==> flow/design.v <==
module rst_synch(clk, rst_n, RST_n);
  input RST_n, clk;
  output rst_n;
  reg ff1, ff2;
  always_ff @(negedge clk, negedge RST_n)
    if (!RST_n) begin
      ff1 <= 1'b0;
      ff2 <= 1'b0;
    end else begin
      ff1 <= 1'b1;
      ff2 <= ff1;
    end
  assign rst_n = ff2;
endmodule
module PWM11(clk, rst_n, duty, PWM_sig);
  input clk, rst_n;
  input[10:0] duty;
  output reg PWM_sig;
  reg[10:0] cnt;
  always_ff @(posedge clk, negedge rst_n)
    if (!rst_n) begin
      cnt <= 1'b0;
      PWM_sig <= 1'b0;
    end else begin
      cnt <= cnt + 1;
      PWM_sig <= cnt < duty;
    end
endmodule
module mtr_drv(clk, rst_n, lft_duty, rght_duty, DIRL, DIRR, PWML, PWMR);
  input clk, rst_n;
  input[11:0] lft_duty, rght_duty;
  output PWML, PWMR, DIRL, DIRR;
  wire[10:0] abs_rght_duty, abs_lft_duty;
  assign DIRR = rght_duty[11];
  assign abs_rght_duty = DIRR ? (~rght_duty[10:0]) : rght_duty[10:0];
  assign DIRL = lft_duty[11];
  assign abs_lft_duty = DIRL ? (~lft_duty[10:0]) : lft_duty[10:0];
  PWM11 rght_PWM(.clk(clk), .rst_n(rst_n), .duty(abs_rght_duty), .PWM_sig(PWMR));
  PWM11 lft_PWM(.clk(clk), .rst_n(rst_n), .duty(abs_lft_duty), .PWM_sig(PWML));
endmodule
module err_compute_DP(clk,en_accum,clr_accum,sub,sel,IR_R0,IR_R1,IR_R2,IR_R3,
                    IR_L0,IR_L1,IR_L2,IR_L3,error);
  input clk;							 
  input en_accum,clr_accum;				 
  input sub;							 
  input [2:0] sel;						 
  input [11:0] IR_R0,IR_R1,IR_R2,IR_R3;  
  input [11:0] IR_L0,IR_L1,IR_L2,IR_L3;  
  output reg signed [15:0] error;	 
	wire [15:0] selected_IR; 
	assign selected_IR = (sel==3'b000) ? {4'h0, IR_R0} :
						(sel==3'b001) ? {4'h0, IR_L0} :
						(sel==3'b010) ? {3'h0, IR_R1, 1'b0} :
						(sel==3'b011) ? {3'h0, IR_L1, 1'b0} :
						(sel==3'b100) ? {2'h0, IR_R2, 2'h0} :
						(sel==3'b101) ? {2'h0, IR_L2, 2'h0} :
						(sel==3'b110) ? {1'b0, IR_R3, 3'h0} :
						{1'b0, IR_L3, 3'h0};
	wire [15:0] selected_IR_comp;
	assign selected_IR_comp = sub ? (~selected_IR + 1'b1) : selected_IR;
	wire [15:0] next_error;
	assign next_error = error + selected_IR_comp;
  always_ff @(posedge clk)
    if (clr_accum)
	  error <= 16'h0000;
	else if (en_accum)
	  error <= next_error;  
endmodule
module err_compute_SM(sel, err_vld, IR_vld, clr_accum, en_accum, clk, rst_n);
	typedef enum reg [1:0] {IDLE, ERR, ACCUM} state_t;
		state_t state, nxt_state;
	input IR_vld, clk, rst_n;
	output logic err_vld, clr_accum, en_accum;
	output logic [2:0] sel;
	logic inc_sel, clr_sel;  
	always_ff @(posedge clk, negedge rst_n)
		if(!rst_n)
			state <= IDLE;
		else
			state <= nxt_state;
	always_ff @(posedge clk, negedge rst_n)
		if(!rst_n)
			sel <= 3'h0;
		else if(clr_sel)
			sel <= 3'h0;
		else if(inc_sel)
			sel <= sel + 1;
	always_comb begin
		nxt_state = IDLE;
		err_vld = 0;
		clr_accum = 0;
		en_accum = 0;
		inc_sel = 0;
		clr_sel = 0;
		case(state)
			IDLE: if(IR_vld) begin  
					nxt_state = ERR;
					clr_accum = 1;  
				end
			ERR: begin
					nxt_state = ACCUM;
					en_accum = 1;  
				end
			ACCUM: if(sel == 3'h7) begin  
					nxt_state = IDLE;
					err_vld = 1;  
					clr_sel = 1;
				end else begin  
					nxt_state = ERR;
					inc_sel = 1;  
				end
			default: nxt_state = IDLE;  
		endcase
	end
endmodule
module err_compute(error, err_vld, IR_vld, clk, rst_n, IR_R0,IR_R1,IR_R2,IR_R3,
                    IR_L0,IR_L1,IR_L2,IR_L3);
	input [11:0] IR_R0,IR_R1,IR_R2,IR_R3;
	input [11:0] IR_L0,IR_L1,IR_L2,IR_L3;
	input IR_vld, clk, rst_n;
	output reg signed [15:0] error;
	output logic err_vld;
	logic en_accum, clr_accum;
	wire [2:0] sel;	
	err_compute_SM sm(.sel(sel), .err_vld(err_vld), .IR_vld(IR_vld), .clr_accum(clr_accum), .en_accum(en_accum), .clk(clk), .rst_n(rst_n));			
	err_compute_DP datapath(.clk(clk),.en_accum(en_accum),.clr_accum(clr_accum),.sub(sel[0]),.sel(sel),.IR_R0(IR_R0),.IR_R1(IR_R1),.IR_R2(IR_R2),.IR_R3(IR_R3),
                    .IR_L0(IR_L0),.IR_L1(IR_L1),.IR_L2(IR_L2),.IR_L3(IR_L3),.error(error));
endmodule
module SPI_mstr16(clk,rst_n,SS_n,SCLK,MOSI,MISO,wrt,cmd,done,rd_data);
  input clk,rst_n;
  input wrt;
  input [15:0] cmd;
  input MISO;
  output reg done;		 
  output reg SS_n;		 
  output SCLK, MOSI;
  output [15:0] rd_data;
  typedef enum reg[1:0] {IDLE, FRNT_PRCH, MAIN, BCK_PRCH} state_t;
  state_t state, nxt_state;
  reg [15:0] shft_reg;
  reg [4:0] sclk_div;
  reg MISO_smpl;
  reg [3:0] bit_cnt;
  logic set_done,initialize,rst_sclk_div,shft,smpl;
  wire SCLK_rise_nxt, SCLK_fall_nxt;
  always @(posedge clk)
    if (initialize)
	  shft_reg <= cmd;
	else if (shft)
	  shft_reg <= {shft_reg[14:0],MISO_smpl};
  assign rd_data = shft_reg;
  assign MOSI = shft_reg[15];
  always @(posedge clk)
    if (smpl)
	  MISO_smpl <= MISO;
  always @(posedge clk)
    if (rst_sclk_div)
	  sclk_div <= 5'b10111;
	else
	  sclk_div <= sclk_div + 1;
  assign SCLK = sclk_div[4];
  assign SCLK_fall_nxt = &sclk_div;
  assign SCLK_rise_nxt = ~sclk_div[4] & &sclk_div[3:0];
  always @(posedge clk)
    if (initialize)
	  bit_cnt <= 4'b0000;
	else if (shft)
	  bit_cnt <= bit_cnt + 1;
  always @(posedge clk,negedge rst_n)
    if (!rst_n)
	  done <= 1'b0;			 
	else if (set_done)
	  done <= 1'b1;
	else if (initialize)
	  done <= 1'b0;
  always @(posedge clk,negedge rst_n)
    if (!rst_n)
	  SS_n <= 1'b1;			 
	else if (set_done)
	  SS_n <= 1'b1;
	else if (initialize)
	  SS_n <= 1'b0;
  always @(posedge clk, negedge	rst_n)
    if (!rst_n)
	  state <= IDLE;
	else
	  state <= nxt_state;
  always_comb begin
    nxt_state = IDLE;
	initialize = 0;
	rst_sclk_div = 0;
	set_done = 0;
	shft = 0;
	smpl = 0;
	case (state)
	  IDLE : begin
	    if (wrt) begin
		  initialize = 1;
		  nxt_state = FRNT_PRCH;
		end	 
        rst_sclk_div = 1;			 
	  end
	  FRNT_PRCH : begin
	    if (SCLK_rise_nxt) begin
		  smpl = 1;
		  nxt_state = MAIN;
		end else
		  nxt_state = FRNT_PRCH;
	  end
	  MAIN : begin
	    smpl = SCLK_rise_nxt;
		shft = SCLK_fall_nxt;
		if (&bit_cnt & SCLK_rise_nxt)
		  nxt_state = BCK_PRCH;
		else
		  nxt_state = MAIN;
	  end
	  BCK_PRCH : begin
	    if (SCLK_fall_nxt) begin
		  rst_sclk_div = 1;			 
		  set_done = 1;
		  shft = 1;
		  nxt_state = IDLE;
		end else
		  nxt_state = BCK_PRCH;  
	  end
	endcase
  end
endmodule
module A2D_intf(res, cnv_cmplt, strt_cnv, chnnl, SS_n, SCLK, MOSI, MISO, clk, rst_n);
typedef enum reg [1:0] {IDLE, CMD1, WAIT, CMD2} state_t;
	state_t state, nxt_state;
input strt_cnv, clk, rst_n;
input [2:0] chnnl;
output logic cnv_cmplt;
output [11:0] res;
input MISO;
output SS_n, SCLK, MOSI;
logic wrt, cmplt;
wire done;
wire [15:0] rd_data;
assign res[11:0] = ~rd_data[11:0];  
SPI_mstr16 spi(.cmd({2'b00, chnnl, 11'h000}), .wrt(wrt), .done(done), .rd_data(rd_data),
				.SS_n(SS_n), .SCLK(SCLK), .MOSI(MOSI), .MISO(MISO), .clk(clk), .rst_n(rst_n));
always_ff @(posedge clk, negedge rst_n)
	if(!rst_n)
		state <= IDLE;
	else
		state <= nxt_state;
always_comb begin
	nxt_state = IDLE;
	wrt = 0;
	cmplt = 0;
	case(state)
		IDLE: if(strt_cnv) begin   
				nxt_state = CMD1;
				wrt = 1;           
			end
		CMD1: if(done)             
				nxt_state = WAIT;
			   else
				nxt_state = CMD1;
		WAIT: begin
				nxt_state = CMD2;  
				wrt = 1;           
			end
		CMD2: if(done) begin       
				nxt_state = IDLE;
				cmplt = 1;         
			end else begin
				nxt_state = CMD2;
			end
		default: nxt_state = IDLE;
	endcase
end
always_ff @(posedge clk, negedge rst_n)
	if(!rst_n) begin
		cnv_cmplt <= 0;
	end else if(strt_cnv) begin  
		cnv_cmplt <= 0;
	end else if(cmplt) begin  
		cnv_cmplt <= 1;
	end
endmodule
module IR_intf(clk, rst_n, IR_R0, IR_R1, IR_R2, IR_R3, IR_L0, IR_L1, IR_L2, IR_L3, IR_en, IR_vld, line_present, SS_n, SCLK, MOSI, MISO);
  localparam LINE_THRES = 12'h040;
  parameter FAST_SIM = 0;
  input MISO, clk, rst_n;
  output reg [11:0] IR_R0, IR_R1, IR_R2, IR_R3, IR_L0, IR_L1, IR_L2, IR_L3;
  output logic IR_en, IR_vld, line_present;
  output SS_n, SCLK, MOSI;
  reg [17:0] tmr;
  reg [11:0] IR_max;
  logic rst_tmr, strt_cnv, clr, EN_R0, EN_R1, EN_R2, EN_R3, EN_L0, EN_L1, EN_L2, EN_L3, inc_chnnl, clr_chnnl;
  logic [2:0] chnnl;
  wire nxt_round, settled, cnv_cmplt;
  wire [11:0] res;
  typedef enum reg [2:0] { IDLE, WAIT_TMR, IR_SETTLE, START_CNV, WAIT_CNV } state_t;
  state_t state, next_state;
  A2D_intf a2d(.clk(clk), .rst_n(rst_n), .chnnl(chnnl), .strt_cnv(strt_cnv), .SS_n(SS_n), .SCLK(SCLK), .MOSI(MOSI), .MISO(MISO), .cnv_cmplt(cnv_cmplt), .res(res));
  always_ff @(posedge clk)
    if (EN_R0)
      IR_R0 <= res;
  always_ff @(posedge clk)
    if (EN_R1)
      IR_R1 <= res;
  always_ff @(posedge clk)
    if (EN_R2)
      IR_R2 <= res;
  always_ff @(posedge clk)
    if (EN_R3)
      IR_R3 <= res;
  always_ff @(posedge clk)
    if (EN_L0)
      IR_L0 <= res;
  always_ff @(posedge clk)
    if (EN_L1)
      IR_L1 <= res;
  always_ff @(posedge clk)
    if (EN_L2)
      IR_L2 <= res;
  always_ff @(posedge clk)
    if (EN_L3)
      IR_L3 <= res;
  always_ff @(posedge clk, negedge rst_n)
	if(!rst_n)
	  chnnl <= 3'b000;
    else if (clr_chnnl)
      chnnl <= 3'b000;
    else if (inc_chnnl)
      chnnl <= chnnl + 1;
  always_ff @(posedge clk, negedge rst_n)
  	if(!rst_n)
	  tmr <= 18'h00000;
    else if (rst_tmr)
      tmr <= 18'h00000;
    else
      tmr <= tmr + 1;
  always_ff @(posedge clk, negedge rst_n)
    if (!rst_n)
      state <= IDLE;
    else
      state <= next_state;
  always_ff @(posedge clk, negedge rst_n)
    if (!rst_n)
      line_present <= 1'b0;
    else if (IR_vld) begin
      if (IR_max > LINE_THRES)
        line_present <= 1'b1;
      else
        line_present <= 1'b0;
    end
  always_ff @(posedge clk,negedge rst_n)
    if(!rst_n)
      IR_max <= 12'h000;
    else if (clr)
      IR_max <= 12'h000;
    else if (cnv_cmplt && res > IR_max)
      IR_max <= res;
  always_comb begin
	next_state = IDLE;
    clr = 0;
    IR_en = 0;
    IR_vld = 0;
    rst_tmr = 0;
    strt_cnv = 0;
    inc_chnnl = 0;
    clr_chnnl = 0;
    EN_R0 = 0;
    EN_R1 = 0;
    EN_R2 = 0;
    EN_R3 = 0;
    EN_L0 = 0;
    EN_L1 = 0;
    EN_L2 = 0;
    EN_L3 = 0;
    case(state)
      default : begin
        clr = 1;
        rst_tmr = 1;
        next_state = WAIT_TMR;
      end
      WAIT_TMR : if (nxt_round) begin
        rst_tmr = 1;
        next_state = IR_SETTLE;
        clr = 1;
      end else begin
        clr = 1;
        next_state = WAIT_TMR;
      end
      IR_SETTLE : if (settled) begin
        IR_en = 1;
        clr_chnnl = 1;
        next_state = START_CNV;
      end else begin
        IR_en = 1;
        next_state = IR_SETTLE;
      end
      START_CNV : begin
        IR_en = 1;
        strt_cnv = 1;
        next_state = WAIT_CNV;
      end
      WAIT_CNV : if (cnv_cmplt) begin
        case (chnnl)
          3'b001 : EN_R1 = 1;
          3'b010 : EN_R2 = 1;
          3'b011 : EN_R3 = 1;
          3'b100 : EN_L0 = 1;
          3'b101 : EN_L1 = 1;
          3'b110 : EN_L2 = 1;
          3'b111 : EN_L3 = 1;
          default : EN_R0 = 1;
        endcase
        inc_chnnl = 1;
        if (chnnl == 3'b111) begin
		      rst_tmr = 1;
          IR_vld = 1;
          next_state = IDLE;
        end else begin
          IR_en = 1;
          next_state = START_CNV;
        end
      end else begin
        IR_en = 1;
        next_state = WAIT_CNV;
      end
    endcase
  end
  generate 
    if (FAST_SIM) begin
      assign nxt_round = &tmr[13:0];
      assign settled = &tmr[10:0];
    end else begin
      assign nxt_round = &tmr;
      assign settled = &tmr[11:0];
    end 
  endgenerate
endmodule
module PID(lft_speed, rght_speed, moving, error, err_vld, go, line_present, clk, rst_n);
	parameter FAST_SIM = 0;       
	localparam P_coeff = 7'h06;   
	localparam I_coeff = 7'h01;   
	localparam D_coeff = 7'h38;   
	output [11:0] lft_speed;      
	output [11:0] rght_speed;     
	output wire moving;           
	input [15:0] error;
	input err_vld, go, line_present;
	input clk, rst_n;
	reg [10:0] FRWRD;             
	reg signed [14:0] P_term;
	reg signed [9:0] I_term;
	reg signed [14:0] D_term;
	reg signed [14:0] P_term_flopped;
	reg signed [9:0] I_term_flopped;
	reg signed [14:0] D_term_flopped;
	wire signed [14:0] PID;
	wire [11:0] FRWRD_sum;
	wire [11:0] FRWRD_diff;
	wire incr_en;
	assign PID = go ? (P_term_flopped + {{5{I_term_flopped[9]}},I_term_flopped} + D_term_flopped) : 15'h0000;
	assign moving = (FRWRD > 11'h080) ? 1'b1 : 1'b0;  
	assign lft_speed = moving ? FRWRD_sum : {1'b0, FRWRD};  
	assign rght_speed = moving ? FRWRD_diff : {1'b0, FRWRD};  
	assign FRWRD_sum = {1'b0, FRWRD} + PID[14:3];  
	assign FRWRD_diff = {1'b0, FRWRD} - PID[14:3];
	assign incr_en = err_vld && ~&FRWRD[9:8];  
	always_ff @(posedge clk) begin
		P_term_flopped <= P_term;
		I_term_flopped <= I_term;  
		D_term_flopped <= D_term;
	end
	generate
		if(FAST_SIM) begin
			always_ff @(posedge clk, negedge rst_n)
				if(!rst_n)
					FRWRD <= 11'h000;
				else if(!go)
					FRWRD <= 11'h000;
				else if(incr_en)
					FRWRD <= FRWRD + 6'h20;
		end else begin
			always_ff @(posedge clk, negedge rst_n)
				if(!rst_n)
					FRWRD <= 11'h000;
				else if(!go)
					FRWRD <= 11'h000;
				else if(incr_en)
					FRWRD <= FRWRD + 6'h04;
		end
	endgenerate
	wire signed [10:0] err_sat;
	assign err_sat = (!error[15] && |error[14:10]) ? 11'h3ff :
						(error[15] && ~&error[14:10]) ? 11'h400 :
						error[10:0];
	assign P_term = $signed(P_coeff)*err_sat;  
	logic [10:0] err_sat_flopped, prev_err;
	wire [10:0] D_diff;
	wire signed [7:0] D_diff_sat;
	always_ff @(posedge clk, negedge rst_n)
		if(!rst_n) begin
			err_sat_flopped <= 11'h000;
			prev_err <= 11'h000;
		end else if(err_vld) begin
			err_sat_flopped <= err_sat;
			prev_err <= err_sat_flopped;
		end
	assign D_diff = err_sat - prev_err;
	assign D_diff_sat = (!D_diff[10] && |D_diff[9:7]) ? 8'h7f :
						(D_diff[10] && ~&D_diff[9:7]) ? 8'h80 :
						D_diff[7:0];
	assign D_term = $signed(D_coeff)*D_diff_sat;
	logic signed [15:0] integrator;
    logic [15:0] ext_err_sat;  
    logic [15:0] temp_sum;  
    logic [15:0] res_sum;  
    logic overflow_sel;  
    logic res_sel;  
    assign ext_err_sat = { {5{err_sat[10]}}, err_sat[10:0] };
    assign temp_sum = integrator + ext_err_sat;  
    assign res_sum = (~overflow_sel && err_vld) ? temp_sum : integrator;  
	assign I_term = $signed(I_coeff)*integrator[15:6];
    always_ff @(posedge clk, negedge rst_n)
        if (!rst_n)
            integrator <= 0;
        else if (res_sel)
            integrator <= 0;
        else
            integrator <= res_sum;
    always_comb begin
        overflow_sel = 0;
        if (ext_err_sat[15] == integrator[15] && ext_err_sat[15] != temp_sum[15]) begin
            overflow_sel = 1;
        end
    end
    logic prev_line;  
    always_ff @(posedge clk, negedge rst_n)
        if (!rst_n) 
            prev_line <= 0;
        else
            prev_line <= line_present;
    logic pos_edge;  
    assign pos_edge = (prev_line == 0) && (line_present == 1);
    assign res_sel = pos_edge | (~go) | (~moving);
endmodule
module UART_rcv(rdy, rx_data, clr_rdy, RX, clk, rst_n);
typedef enum reg [1:0] {IDLE, START, RXS} state_t;
	state_t state, nxt_state;
input clk, rst_n;
input clr_rdy;
output [7:0] rx_data;
input RX;
output reg rdy;
reg [12:0] baud_cnt;
reg [3:0] bit_cnt;
reg [8:0] rx_shft_reg;
reg RX_metastable, RX_stable, RX_previous;
reg start, shift, receiving, set_rdy;  
always_ff @(posedge clk)
	if(start)
		bit_cnt <= 4'h0;
	else if(shift)
		bit_cnt <= bit_cnt+1;
always_ff @(posedge clk)
	if(start)
		baud_cnt <= 13'h0000;
	else if(shift)
		baud_cnt <= 13'h0000;
	else if(receiving)
		baud_cnt <= baud_cnt+1;
assign shift = (baud_cnt == 13'h1458);  
always_ff @(posedge clk)
	RX_metastable <= RX;
always_ff @(posedge clk) begin
	RX_stable <= RX_metastable;
	RX_previous <= RX_stable;  
end
always_ff @(posedge clk)
	if(shift)
		rx_shft_reg <= {RX_stable, rx_shft_reg} >> 1;  
assign rx_data = rx_shft_reg;
always_ff @(posedge clk, negedge rst_n)
	if(!rst_n)
		rdy <= 1'b0;
	else if(clr_rdy || start)
		rdy <= 1'b0;
	else if(set_rdy)
		rdy <= 1'b1;
always_ff @(posedge clk, negedge rst_n)
	if(!rst_n)
		state <= IDLE;
	else
		state <= nxt_state;
always_comb begin
	nxt_state = IDLE;
	start = 0;
	receiving = 0;
	set_rdy = 0;
	case(state)
		IDLE: if(!RX_stable && RX_previous) begin  
				nxt_state = START;
				start = 1;
			end
		START: begin
			nxt_state = RXS;
			receiving = 1;
			end
		RXS: if(bit_cnt == 4'h9) begin  
				nxt_state = IDLE;
				set_rdy = 1;
			end else begin
				nxt_state = RXS;
				receiving = 1;
			end
		default: nxt_state = IDLE;  
	endcase
end
endmodule
module UART_wrapper(cmd_rdy, clr_cmd_rdy, cmd, RX, clk, rst_n);
typedef enum reg [1:0] {BYTE1, BYTE2} state_t;
	state_t state, nxt_state;
input clr_cmd_rdy, RX, clk, rst_n;
output logic [15:0] cmd;
output logic cmd_rdy;
wire rx_rdy;
wire [7:0] rx_data;
logic clr_rx_rdy, set_cmd_rdy, shft_byte;
UART_rcv UART_rx(.clk(clk),.rst_n(rst_n),.RX(RX),.rdy(rx_rdy),.rx_data(rx_data),.clr_rdy(clr_rx_rdy));
always_ff @(posedge clk)
	if(shft_byte)
		cmd <= {cmd[7:0],rx_data[7:0]};  
always_ff @(posedge clk, negedge rst_n)
	if(!rst_n)
		state <= BYTE1;
	else
		state <= nxt_state;
always_comb begin
	nxt_state = BYTE1;
	clr_rx_rdy = 0;
	shft_byte = 0;
	set_cmd_rdy = 0;
	case(state)
		BYTE1: if(rx_rdy) begin  
			shft_byte = 1;  
			clr_rx_rdy = 1;  
			nxt_state = BYTE2;
		end
		BYTE2: if(rx_rdy) begin  
			shft_byte = 1;  
			clr_rx_rdy = 1;  
			set_cmd_rdy = 1;  
			nxt_state = BYTE1;
		end else
			nxt_state = BYTE2;
		default: nxt_state = BYTE1;
	endcase
end
always_ff @(posedge clk, negedge rst_n)
	if(!rst_n)
		cmd_rdy <= 0;
	else if(clr_cmd_rdy)
		cmd_rdy <= 0;
	else if(set_cmd_rdy)
		cmd_rdy <= 1;
endmodule
module cmd_proc(clk,rst_n,BMPL_n,BMPR_n,go,err_opn_lp,line_present,buzz,RX);
input clk,rst_n,BMPL_n,BMPR_n,RX,line_present;
output logic go;
output logic buzz;
output reg [15:0] err_opn_lp;
logic last_veer_right, nxt_cmd, cmd_rdy, cap_cmd, rst_tmr;
logic [15:0] cmd;
logic [1:0] cmd_reg;
logic [15:0] cmd_shft_reg;
logic [25:0] tmr;
logic REV_tmr1, REV_tmr2, BMP_DBNC_tmr;
logic shft;
logic en_buzz;
logic [14:0] buzz_cntr;
parameter FAST_SIM = 0;
UART_wrapper UART(.cmd(cmd), .cmd_rdy(cmd_rdy), .clr_cmd_rdy(cap_cmd), .RX(RX), .clk(clk), .rst_n(rst_n));
always_ff @(posedge clk, negedge rst_n)begin 
	if(!rst_n)
		cmd_shft_reg[15:0] <= 16'h0000;
	else if(cap_cmd) begin 
		cmd_shft_reg[15:0] <= cmd[15:0];
	end else if(shft) begin 
		cmd_shft_reg[15:0] <= {2'b0 , cmd_shft_reg[15:2]}; 
	end 
end 
assign cmd_reg[1:0] = cmd_shft_reg[1:0];
always_ff@(posedge clk, negedge rst_n) begin 
	if(!rst_n)
		buzz_cntr <= 15'b000000000000000;
	else if(en_buzz)
		buzz_cntr <= buzz_cntr + 1;
end 
assign buzz = buzz_cntr[14];
always_ff @(posedge clk, negedge rst_n) begin 
	if(!rst_n)
		last_veer_right <= 0;
	else if(nxt_cmd)
		last_veer_right <= cmd_reg[0];
end 
always_ff @(posedge clk, negedge rst_n) begin
	if(!rst_n)
		tmr <= 0;
	else if(rst_tmr)
		tmr <= 0;
	else
		tmr <= tmr + 1;
end 
typedef enum reg [3:0] { IDLE, READY, CLR_GO, ASSERT_ERR_OPN_LP_1,ASSERT_ERR_OPN_LP_2, RST_ERR_OPN_LP, ASSERT_LFT_RGHT_ERR,BUZZ_100MS, BUZZ, REGULAR_VEER} state_t;
state_t state, next_state;
  always_ff @(posedge clk, negedge rst_n)
    if (!rst_n)
      state <= IDLE;
    else
      state <= next_state;
assign shft = nxt_cmd;
always_comb begin 
	next_state = IDLE;
	nxt_cmd = 0;
	cap_cmd = 0;
	err_opn_lp = 0;
	go = 0;
	rst_tmr = 0;
	en_buzz = 0;
	case (state) 
	IDLE : begin 
		if(cmd_rdy && line_present) begin 
			next_state = READY;
			cap_cmd = 1;
			go = 1;
		end else
			next_state = IDLE;
	end 
	READY : begin
		cap_cmd = 0;
		if(line_present) begin 
			if(!BMPL_n || !BMPR_n) begin 
				go = 0;
				rst_tmr = 1;
				en_buzz = 1;
				next_state = BUZZ_100MS;
				if(BMPL_n && BMPR_n)
					next_state = READY;
				else
					next_state = BUZZ;
			end else begin
				go = 1;
				next_state = READY;
			end
		end else if(cmd_shft_reg[1:0] == 2'b11) begin 
			go = 0;
			rst_tmr = 1;
			next_state = ASSERT_ERR_OPN_LP_1;
		end else if(|cmd_shft_reg[1:0]) begin
			go = 1;
			rst_tmr = 1;
			next_state = REGULAR_VEER;
		end else begin 
			go = 0;
			rst_tmr = 1;
			next_state = IDLE;
		end 
	end
	REGULAR_VEER : begin
		go = 1;
		if(cmd_shft_reg[0]) begin
			err_opn_lp = 16'h340;
			next_state = REGULAR_VEER;
		end else begin
			err_opn_lp = -16'h340;
			next_state = REGULAR_VEER;
		end 
		if(line_present) begin 
			nxt_cmd = 1;
			next_state = READY;
		end else
			next_state = REGULAR_VEER;
	end
	ASSERT_ERR_OPN_LP_1 : begin 
		go = 1;
		if(!last_veer_right) begin 
			if(!REV_tmr1) begin 
				err_opn_lp = -16'h1E0;
				next_state = ASSERT_ERR_OPN_LP_1;
			end else begin 
				go = 0;
				rst_tmr = 1;
				next_state = ASSERT_ERR_OPN_LP_2;
			end 
		end else begin 
			if(!REV_tmr1) begin 
				err_opn_lp = 16'h1E0;
				next_state = ASSERT_ERR_OPN_LP_1;
			end else begin 
				go = 0;
				rst_tmr = 1;
				next_state = ASSERT_ERR_OPN_LP_2;
			end 
		end
	end 
	ASSERT_ERR_OPN_LP_2 : begin 
		go = 1;
		if(!last_veer_right) begin 
			if(!REV_tmr2) begin 
				err_opn_lp = 16'h380;
				next_state = ASSERT_ERR_OPN_LP_2;
			end else begin 
				rst_tmr = 1;
				next_state = RST_ERR_OPN_LP;
			end 
		end else begin 
			if(!REV_tmr2) begin 
				err_opn_lp = -16'h380;
				next_state = ASSERT_ERR_OPN_LP_2;
			end else begin 
				rst_tmr = 1;
				next_state = RST_ERR_OPN_LP;
			end 
		end
	end 
	RST_ERR_OPN_LP : begin
		go = 1; 
		err_opn_lp = 0;
		if(line_present) begin
			nxt_cmd = 1;
			next_state = READY;
		end	else
			next_state = RST_ERR_OPN_LP;
	end 
	BUZZ_100MS : begin
		en_buzz = 1;
		if(BMP_DBNC_tmr) begin 
			if(BMPL_n && BMPR_n) begin 
				en_buzz = 0;
				next_state = READY;
			end else begin 
				next_state = BUZZ;
			end
		end else
			next_state = BUZZ_100MS;
	end 
	BUZZ : begin
		en_buzz = 1;
		if(BMPL_n && BMPR_n) begin 
			en_buzz = 0;
			next_state = READY;
		end else begin 
			next_state = BUZZ;
		end
	end 
	endcase
end 
 generate 
    if (FAST_SIM) begin
      assign REV_tmr1 = tmr[20:16] == 5'h0A ? 1'b1 : 1'b0;
      assign REV_tmr2 = tmr[20:16] == 5'h10 ? 1'b1 : 1'b0;
	  assign BMP_DBNC_tmr = &tmr[16:0];
    end else begin
      assign REV_tmr1 = tmr[20:16] == 5'h16 ? 1'b1 : 1'b0;
      assign REV_tmr2 = tmr[25:21] == 5'h1F ? 1'b1 : 1'b0;
	  assign BMP_DBNC_tmr = &tmr[21:0];
    end 
  endgenerate
endmodule 
module MazeRunner(clk,RST_n,SS_n,MOSI,MISO,SCLK,PWMR,PWML,
                  DIRR,DIRL,IR_EN,BMPL_n,BMPR_n,buzz,
				  buzz_n,RX,LED);
  input clk;		 
  input RST_n;		 
  output SS_n;		 
  output MOSI;		 
  output SCLK;		 
  input MISO;		 
  output PWMR;		 
  output PWML;		 
  output DIRR;		 
  output DIRL;		 
  output IR_EN;		 
  input BMPL_n;		 
  input BMPR_n;		 
  output buzz;		 
  output buzz_n;
  input RX;			 
  output [7:0] LED;	 
  wire rst_n;		 
  wire send_resp;	 
  wire cmd_rdy;		 
  wire [15:0] cmd;	 
  wire clr_cmd_rdy;	 
  wire [11:0] IR_R0,IR_R1,IR_R2,IR_R3;
  wire [11:0] IR_L0,IR_L1,IR_L2,IR_L3;
  wire moving;
  wire IR_vld;					 
  wire line_present;		 
  wire err_vld;				 
  wire go;
  wire [15:0] err_raw;		 
  wire [15:0] err_opn_lp;	 
  wire [15:0] error;		 
  wire signed [11:0] lft_spd,rght_spd;
  wire bmp_raw;				 
  localparam FAST_SIM = 1;		 
  rst_synch iRST(.clk(clk),.RST_n(RST_n),.rst_n(rst_n));
  mtr_drv iDRV(.clk(clk), .rst_n(rst_n), .lft_duty(lft_spd), .rght_duty(rght_spd), .DIRL(DIRL), .DIRR(DIRR), .PWML(PWML), .PWMR(PWMR));
  IR_intf #(.FAST_SIM(FAST_SIM)) iINTF(.clk(clk), .rst_n(rst_n), .IR_R0(IR_R0), .IR_R1(IR_R1), .IR_R2(IR_R2), .IR_R3(IR_R3), .IR_L0(IR_L0), .IR_L1(IR_L1), .IR_L2(IR_L2), .IR_L3(IR_L3), .IR_en(IR_EN), .IR_vld(IR_vld), .line_present(line_present), .SS_n(SS_n), .SCLK(SCLK), .MOSI(MOSI), .MISO(MISO));
  err_compute iERR(.error(err_raw), .err_vld(err_vld), .IR_R0(IR_R0), .IR_L0(IR_L0), .IR_R1(IR_R1), .IR_L1(IR_L1), .IR_R2(IR_R2), .IR_L2(IR_L2), .IR_R3(IR_R3), .IR_L3(IR_L3), .IR_vld(IR_vld), .clk(clk), .rst_n(rst_n));
  cmd_proc #(FAST_SIM) iCMDPROC(.clk(clk), .rst_n(rst_n), .BMPL_n(BMPL_n), .BMPR_n(BMPR_n), .go(go), .err_opn_lp(err_opn_lp), .line_present(line_present), .buzz(buzz), .RX(RX));
  assign buzz_n = ~buzz;
  assign error = (line_present) ? err_raw : err_opn_lp;	 
  PID #(.FAST_SIM(FAST_SIM)) iPID(.clk(clk), .rst_n(rst_n), .lft_speed(lft_spd), .rght_speed(rght_spd), .moving(moving), .error(error), .err_vld(err_vld), .go(go), .line_present(line_present));
  assign LED = 0;  
endmodule
# [From RTL to reports: MazeRunner]
# Tool output for the design above before and after an edit, in the order of the flow.
# "orig" refers to lines of the RTL above, "edited" to lines of the edited file.
# "delta": "edited" minus "orig" as printed here. "change_rel_pct": 100 x difference / "orig".
# Operators: Yosys type, input widths -> output width; for muxes data width and select width s.
# The mark n/a stands for no value.
[inputs] top="MazeRunner" clk_port="clk" cell_library="sky130hd" lib_corner="tt_025C_1v80"

# [Diff]
# Unified diff, file above to edited file.
# This change comes from a script, not from a designer. The edited design behaves differently; no optimisation was intended.
# begin of diff
@@ -261,8 +261,4 @@
 			   else
 				nxt_state = CMD1;
-		WAIT: begin
-				nxt_state = CMD2;  
-				wrt = 1;           
-			end
 		CMD2: if(done) begin       
 				nxt_state = IDLE;
# end of diff

# [After elaboration]
# Source: Yosys, flattened and elaborated, memories not mapped. Widths are those after wreduce. Registers that Yosys merges into a memory's read port (data or address) are not register bits. Print and check cells do not count.
[classes] element="n_addsub" orig=20 edited=20 delta=0 change_rel_pct=0.00
[classes] element="mul" orig=2 edited=2 delta=0 change_rel_pct=0.00
[classes] element="cmp" orig=5 edited=5 delta=0 change_rel_pct=0.00
[classes] element="eq_ne" orig=44 edited=43 delta=-1 change_rel_pct=-2.27
[classes] element="mux" orig=172 edited=172 delta=0 change_rel_pct=0.00
[classes] element="n_logic" orig=14 edited=14 delta=0 change_rel_pct=0.00
[classes] element="n_reduce_logical" orig=65 edited=63 delta=-2 change_rel_pct=-3.08
[op_table] op="$mux 1" orig=93 edited=95 delta=2 change_rel_pct=2.15
[op_table] op="$reduce_or 2->1" orig=9 edited=8 delta=-1 change_rel_pct=-11.11
[op_table] op="$eq 2x2->1 const B" orig=7 edited=6 delta=-1 change_rel_pct=-14.29
[op_table] op="$pmux 1 s3" orig=7 edited=6 delta=-1 change_rel_pct=-14.29
[op_table] op="$pmux 1 s2" orig=6 edited=5 delta=-1 change_rel_pct=-16.67
[op_table] op="$reduce_or 3->1" orig=6 edited=5 delta=-1 change_rel_pct=-16.67
[op_table] op="$pmux 2 s3" orig=2 edited=3 delta=1 change_rel_pct=50.00
[op_table] op="$pmux 2 s4" orig=2 edited=1 delta=-1 change_rel_pct=-50.00
[op_table] op="$logic_and 1x1->1" orig=12 edited=12 delta=0 change_rel_pct=0.00
[op_table] op="$mux 16" orig=12 edited=12 delta=0 change_rel_pct=0.00
[op_table] op="$reduce_bool 2->1" orig=10 edited=10 delta=0 change_rel_pct=0.00
[op_table] op="$eq 3x3->1 const B" orig=9 edited=9 delta=0 change_rel_pct=0.00
[op_table] op="$logic_not 1->1" orig=8 edited=8 delta=0 change_rel_pct=0.00
[op_table] op="$mux 15" orig=8 edited=8 delta=0 change_rel_pct=0.00
[op_table] op="$mux 2" orig=7 edited=7 delta=0 change_rel_pct=0.00
[op_table] op="$mux 3" orig=7 edited=7 delta=0 change_rel_pct=0.00
[op_table] op="$mux 4" orig=7 edited=7 delta=0 change_rel_pct=0.00
[op_table] op="$eq 3x2->1 const B" orig=6 edited=6 delta=0 change_rel_pct=0.00
[op_table] op="$mux 11" orig=6 edited=6 delta=0 change_rel_pct=0.00
[op_table] op="$not 1->1" orig=6 edited=6 delta=0 change_rel_pct=0.00
[op_table] op="$logic_not 2->1" orig=5 edited=5 delta=0 change_rel_pct=0.00
[op_table] op="$eq 2x1->1 const B" orig=4 edited=4 delta=0 change_rel_pct=0.00
[op_table] op="$mux 12" orig=4 edited=4 delta=0 change_rel_pct=0.00
[op_table] op="$eq 3x1->1 const B" orig=3 edited=3 delta=0 change_rel_pct=0.00
[op_table] op="$eq 4x3->1 const B" orig=3 edited=3 delta=0 change_rel_pct=0.00
[op_table] op="$eq 4x4->1 const B" orig=3 edited=3 delta=0 change_rel_pct=0.00
[op_table] op="$add 11x1->11 const B" orig=2 edited=2 delta=0 change_rel_pct=0.00
[op_table] op="$add 15x15->15" orig=2 edited=2 delta=0 change_rel_pct=0.00
# The list need not be complete.
[word_totals] element="regBits" orig=411 edited=411 delta=0 change_rel_pct=0.00
[word_totals] element="in_bits" orig=6 edited=6 delta=0 change_rel_pct=0.00
[word_totals] element="output_inout_bits" orig=18 edited=18 delta=0 change_rel_pct=0.00
[word_totals] element="word_cells" orig=378 edited=375 delta=-3 change_rel_pct=-0.79

# [Longest topological paths]
# Yosys ltp: most cells in a row. Word level: on the elaborated netlist, between registers, memories and ports. Mapped: between sequential cells and ports; inverters and the memories' decode and read muxes count.
[depth] element="depth_word" orig=19 edited=19 delta=0 change_rel_pct=0.00
[depth] element="ABC_AREA" orig="0" edited="0"
[depth] element="ltp_mapped" orig=29 edited=31 delta=2 change_rel_pct=6.90
[depth] element="ltp_nobuf" orig=28 edited=30 delta=2 change_rel_pct=7.14

# [Mapped cells and area]
# The flow's flattened synthesis, as Yosys stat reports it; memories are mapped. The netlist is that of the ABC_AREA named above (0 if unset); the other value can give another one.
[by_type] cell_type="sky130_fd_sc_hd__nand2_1" orig=213 edited=245 delta=32 change_rel_pct=15.02
[by_type] cell_type="sky130_fd_sc_hd__inv_1" orig=139 edited=119 delta=-20 change_rel_pct=-14.39
[by_type] cell_type="sky130_fd_sc_hd__xnor2_1" orig=113 edited=128 delta=15 change_rel_pct=13.27
[by_type] cell_type="sky130_fd_sc_hd__nor2b_1" orig=16 edited=31 delta=15 change_rel_pct=93.75
[by_type] cell_type="sky130_fd_sc_hd__o21ai_0" orig=100 edited=87 delta=-13 change_rel_pct=-13.00
[by_type] cell_type="sky130_fd_sc_hd__nand3_1" orig=61 edited=71 delta=10 change_rel_pct=16.39
[by_type] cell_type="sky130_fd_sc_hd__clkbuf_1" orig=53 edited=43 delta=-10 change_rel_pct=-18.87
[by_type] cell_type="sky130_fd_sc_hd__o21ai_1" orig=4 edited=14 delta=10 change_rel_pct=250.00
[by_type] cell_type="sky130_fd_sc_hd__buf_2" orig=2 edited=12 delta=10 change_rel_pct=500.00
[by_type] cell_type="sky130_fd_sc_hd__nor3_1" orig=33 edited=42 delta=9 change_rel_pct=27.27
[by_type] cell_type="sky130_fd_sc_hd__a31oi_1" orig=29 edited=38 delta=9 change_rel_pct=31.03
[by_type] cell_type="sky130_fd_sc_hd__a21o_1" orig=34 edited=26 delta=-8 change_rel_pct=-23.53
[by_type] cell_type="sky130_fd_sc_hd__a21oi_1" orig=137 edited=130 delta=-7 change_rel_pct=-5.11
[by_type] cell_type="sky130_fd_sc_hd__nand4_1" orig=32 edited=25 delta=-7 change_rel_pct=-21.88
[by_type] cell_type="sky130_fd_sc_hd__a32oi_1" orig=8 edited=1 delta=-7 change_rel_pct=-87.50
[by_type] cell_type="sky130_fd_sc_hd__buf_1" orig=4 edited=10 delta=6 change_rel_pct=150.00
[by_type] cell_type="sky130_fd_sc_hd__mux2i_1" orig=39 edited=34 delta=-5 change_rel_pct=-12.82
[by_type] cell_type="sky130_fd_sc_hd__o22ai_1" orig=7 edited=12 delta=5 change_rel_pct=71.43
# The list need not be complete.
[mapped] element="cell_count" orig=2176 edited=2211 delta=35 change_rel_pct=1.61
[mapped] element="yosys_area_um2" orig=22011.1 edited=22147.5 delta=136.4 change_rel_pct=0.62
[mapped] element="seqArea_um2" orig=10405.0 edited=10405.0 delta=0.0 change_rel_pct=0.00
[mapped] element="flip_flops" orig=409 edited=409 delta=0 change_rel_pct=0.00
[mapped] element="buf_cells" orig=69 edited=75 delta=6 change_rel_pct=8.70
# The figures by module come from a second, unflattened synthesis with its own total; it is not the netlist above.
[unflattened] element="hier_cells" orig=2162 edited=2158 delta=-4 change_rel_pct=-0.19
[unflattened] element="area_unflattened_um2" orig=23117.2 edited=23084.6 delta=-32.6 change_rel_pct=-0.14
# Rows give one instance, submodules left out.
[by_module_orig] mod="PID #(FAST_SIM=1)" n_inst=1 n_cells=718 area_um2=6595.1 seq_area_um2=1826.8
[by_module_orig] mod="IR_intf #(FAST_SIM=1)" n_inst=1 n_cells=338 area_um2=5082.4 seq_area_um2=3759.9
[by_module_orig] mod="cmd_proc #(FAST_SIM=1)" n_inst=1 n_cells=322 area_um2=3037.9 seq_area_um2=1527.7
[by_module_orig] mod="err_compute_DP" n_inst=1 n_cells=282 area_um2=2444.8 seq_area_um2=320.3
[by_module_orig] mod="UART_rcv" n_inst=1 n_cells=132 area_um2=1430.1 seq_area_um2=772.0
[by_module_orig] mod="PWM11" n_inst=2 n_cells=70 area_um2=711.9 seq_area_um2=300.3
[by_module_orig] mod="SPI_mstr16" n_inst=1 n_cells=99 area_um2=1413.9 seq_area_um2=843.3
[by_module_orig] mod="UART_wrapper" n_inst=1 n_cells=24 area_um2=595.6 seq_area_um2=556.8
[by_module_orig] mod="MazeRunner" n_inst=1 n_cells=28 area_um2=316.6 seq_area_um2=0.0
[by_module_orig] mod="err_compute_SM" n_inst=1 n_cells=19 area_um2=257.7 seq_area_um2=151.4
[by_module_orig] mod="A2D_intf" n_inst=1 n_cells=31 area_um2=235.2 seq_area_um2=126.4
[by_module_orig] mod="mtr_drv" n_inst=1 n_cells=26 area_um2=230.2 seq_area_um2=0.0
[by_module_orig] mod="rst_synch" n_inst=1 n_cells=3 area_um2=53.8 seq_area_um2=50.0
[by_module_orig] mod="err_compute" n_inst=1 n_cells=0 area_um2=0.0 seq_area_um2=0.0
[by_module_edited] mod="PID #(FAST_SIM=1)" n_inst=1 n_cells=712 area_um2=6581.3 seq_area_um2=1826.8
[by_module_edited] mod="IR_intf #(FAST_SIM=1)" n_inst=1 n_cells=338 area_um2=5082.4 seq_area_um2=3759.9
[by_module_edited] mod="cmd_proc #(FAST_SIM=1)" n_inst=1 n_cells=322 area_um2=3037.9 seq_area_um2=1527.7
[by_module_edited] mod="err_compute_DP" n_inst=1 n_cells=282 area_um2=2444.8 seq_area_um2=320.3
[by_module_edited] mod="PWM11" n_inst=2 n_cells=70 area_um2=711.9 seq_area_um2=300.3
[by_module_edited] mod="UART_rcv" n_inst=1 n_cells=137 area_um2=1416.4 seq_area_um2=772.0
[by_module_edited] mod="SPI_mstr16" n_inst=1 n_cells=99 area_um2=1413.9 seq_area_um2=843.3
[by_module_edited] mod="UART_wrapper" n_inst=1 n_cells=24 area_um2=595.6 seq_area_um2=556.8
[by_module_edited] mod="MazeRunner" n_inst=1 n_cells=28 area_um2=316.6 seq_area_um2=0.0
[by_module_edited] mod="err_compute_SM" n_inst=1 n_cells=19 area_um2=257.7 seq_area_um2=151.4
[by_module_edited] mod="A2D_intf" n_inst=1 n_cells=28 area_um2=230.2 seq_area_um2=126.4
[by_module_edited] mod="mtr_drv" n_inst=1 n_cells=26 area_um2=230.2 seq_area_um2=0.0
[by_module_edited] mod="rst_synch" n_inst=1 n_cells=3 area_um2=53.8 seq_area_um2=50.0
[by_module_edited] mod="err_compute" n_inst=1 n_cells=0 area_um2=0.0 seq_area_um2=0.0

# [Measured runs]
# Runs of the flow (Yosys, OpenROAD) on both versions; the two runs of a pair have the same settings. The constraints put input and output delay at 20% of the set period each and load the outputs with 0.01 pF.
[settings_pair_1] CORE_UTILIZATION=40 PLACE_DENSITY=0.6 period_ns=7.84 CAP_MARGIN=20 CORE_MARGIN=2 SLEW_MARGIN=20
[results_pair_1] element="synthesis_area_um2" orig=22011.1 edited=22147.5 delta=136.4 change_rel_pct=0.62
[results_pair_1] element="design_die_area_um2" orig=56920.4 edited=57266.9 delta=346.5 change_rel_pct=0.61
[results_pair_1] element="final_stdcell_area_um2" orig=24571.1 edited=24667.4 delta=96.3 change_rel_pct=0.39
[results_pair_1] element="worstSetupSlack_ns" orig=0.807 edited=0.934 delta=0.127
[results_pair_1] element="final_setup_tns_ns" orig=0.000 edited=0.000 delta=0.000
[results_pair_1] element="hold_ws_ns" orig=0.301 edited=0.303 delta=0.002
[results_pair_1] element="power_w" orig=0.004534 edited=0.004505 delta=-0.000029 change_rel_pct=-0.64
[results_pair_1] element="timing.achieved_period_ns" orig=7.033 edited=6.906 delta=-0.127 change_rel_pct=-1.81
[settings_pair_2] CAP_MARGIN=15 CORE_ASPECT_RATIO=0.7 CORE_MARGIN=6 CORE_UTILIZATION=68 GPL_ROUTABILITY_DRIVEN=0 MAX_ROUTING_LAYER="met4" PLACE_DENSITY_LB_ADDON=0.26 SETUP_SLACK_MARGIN=-0.2 SLEW_MARGIN=0 period_ns=10.7
[results_pair_2] element="synthesis_area_um2" orig=22011.1 edited=22147.5 delta=136.4 change_rel_pct=0.62
[results_pair_2] element="design_die_area_um2" orig=36899.7 edited=37114.8 delta=215.1 change_rel_pct=0.58
[results_pair_2] element="final_stdcell_area_um2" orig=23958.0 edited=23956.7 delta=-1.3 change_rel_pct=-0.01
[results_pair_2] element="worstSetupSlack_ns" orig=2.459 edited=1.665 delta=-0.794
[results_pair_2] element="final_setup_tns_ns" orig=0.000 edited=0.000 delta=0.000
[results_pair_2] element="hold_ws_ns" orig=0.311 edited=0.305 delta=-0.006
[results_pair_2] element="power_w" orig=0.003155 edited=0.003097 delta=-0.000058 change_rel_pct=-1.84
[results_pair_2] element="timing.achieved_period_ns" orig=8.241 edited=9.035 delta=0.794 change_rel_pct=9.63
# By "timing.achieved_period_ns" is meant the clock period of the run minus its worst setup slack. This is arithmetic on one report: input and output delays are still those of the set period (20% each).
# By "power_w" is meant OpenSTA's value without simulated activity: inputs other than the clock are taken to toggle once in ten clock periods, and the tool carries that through the logic.
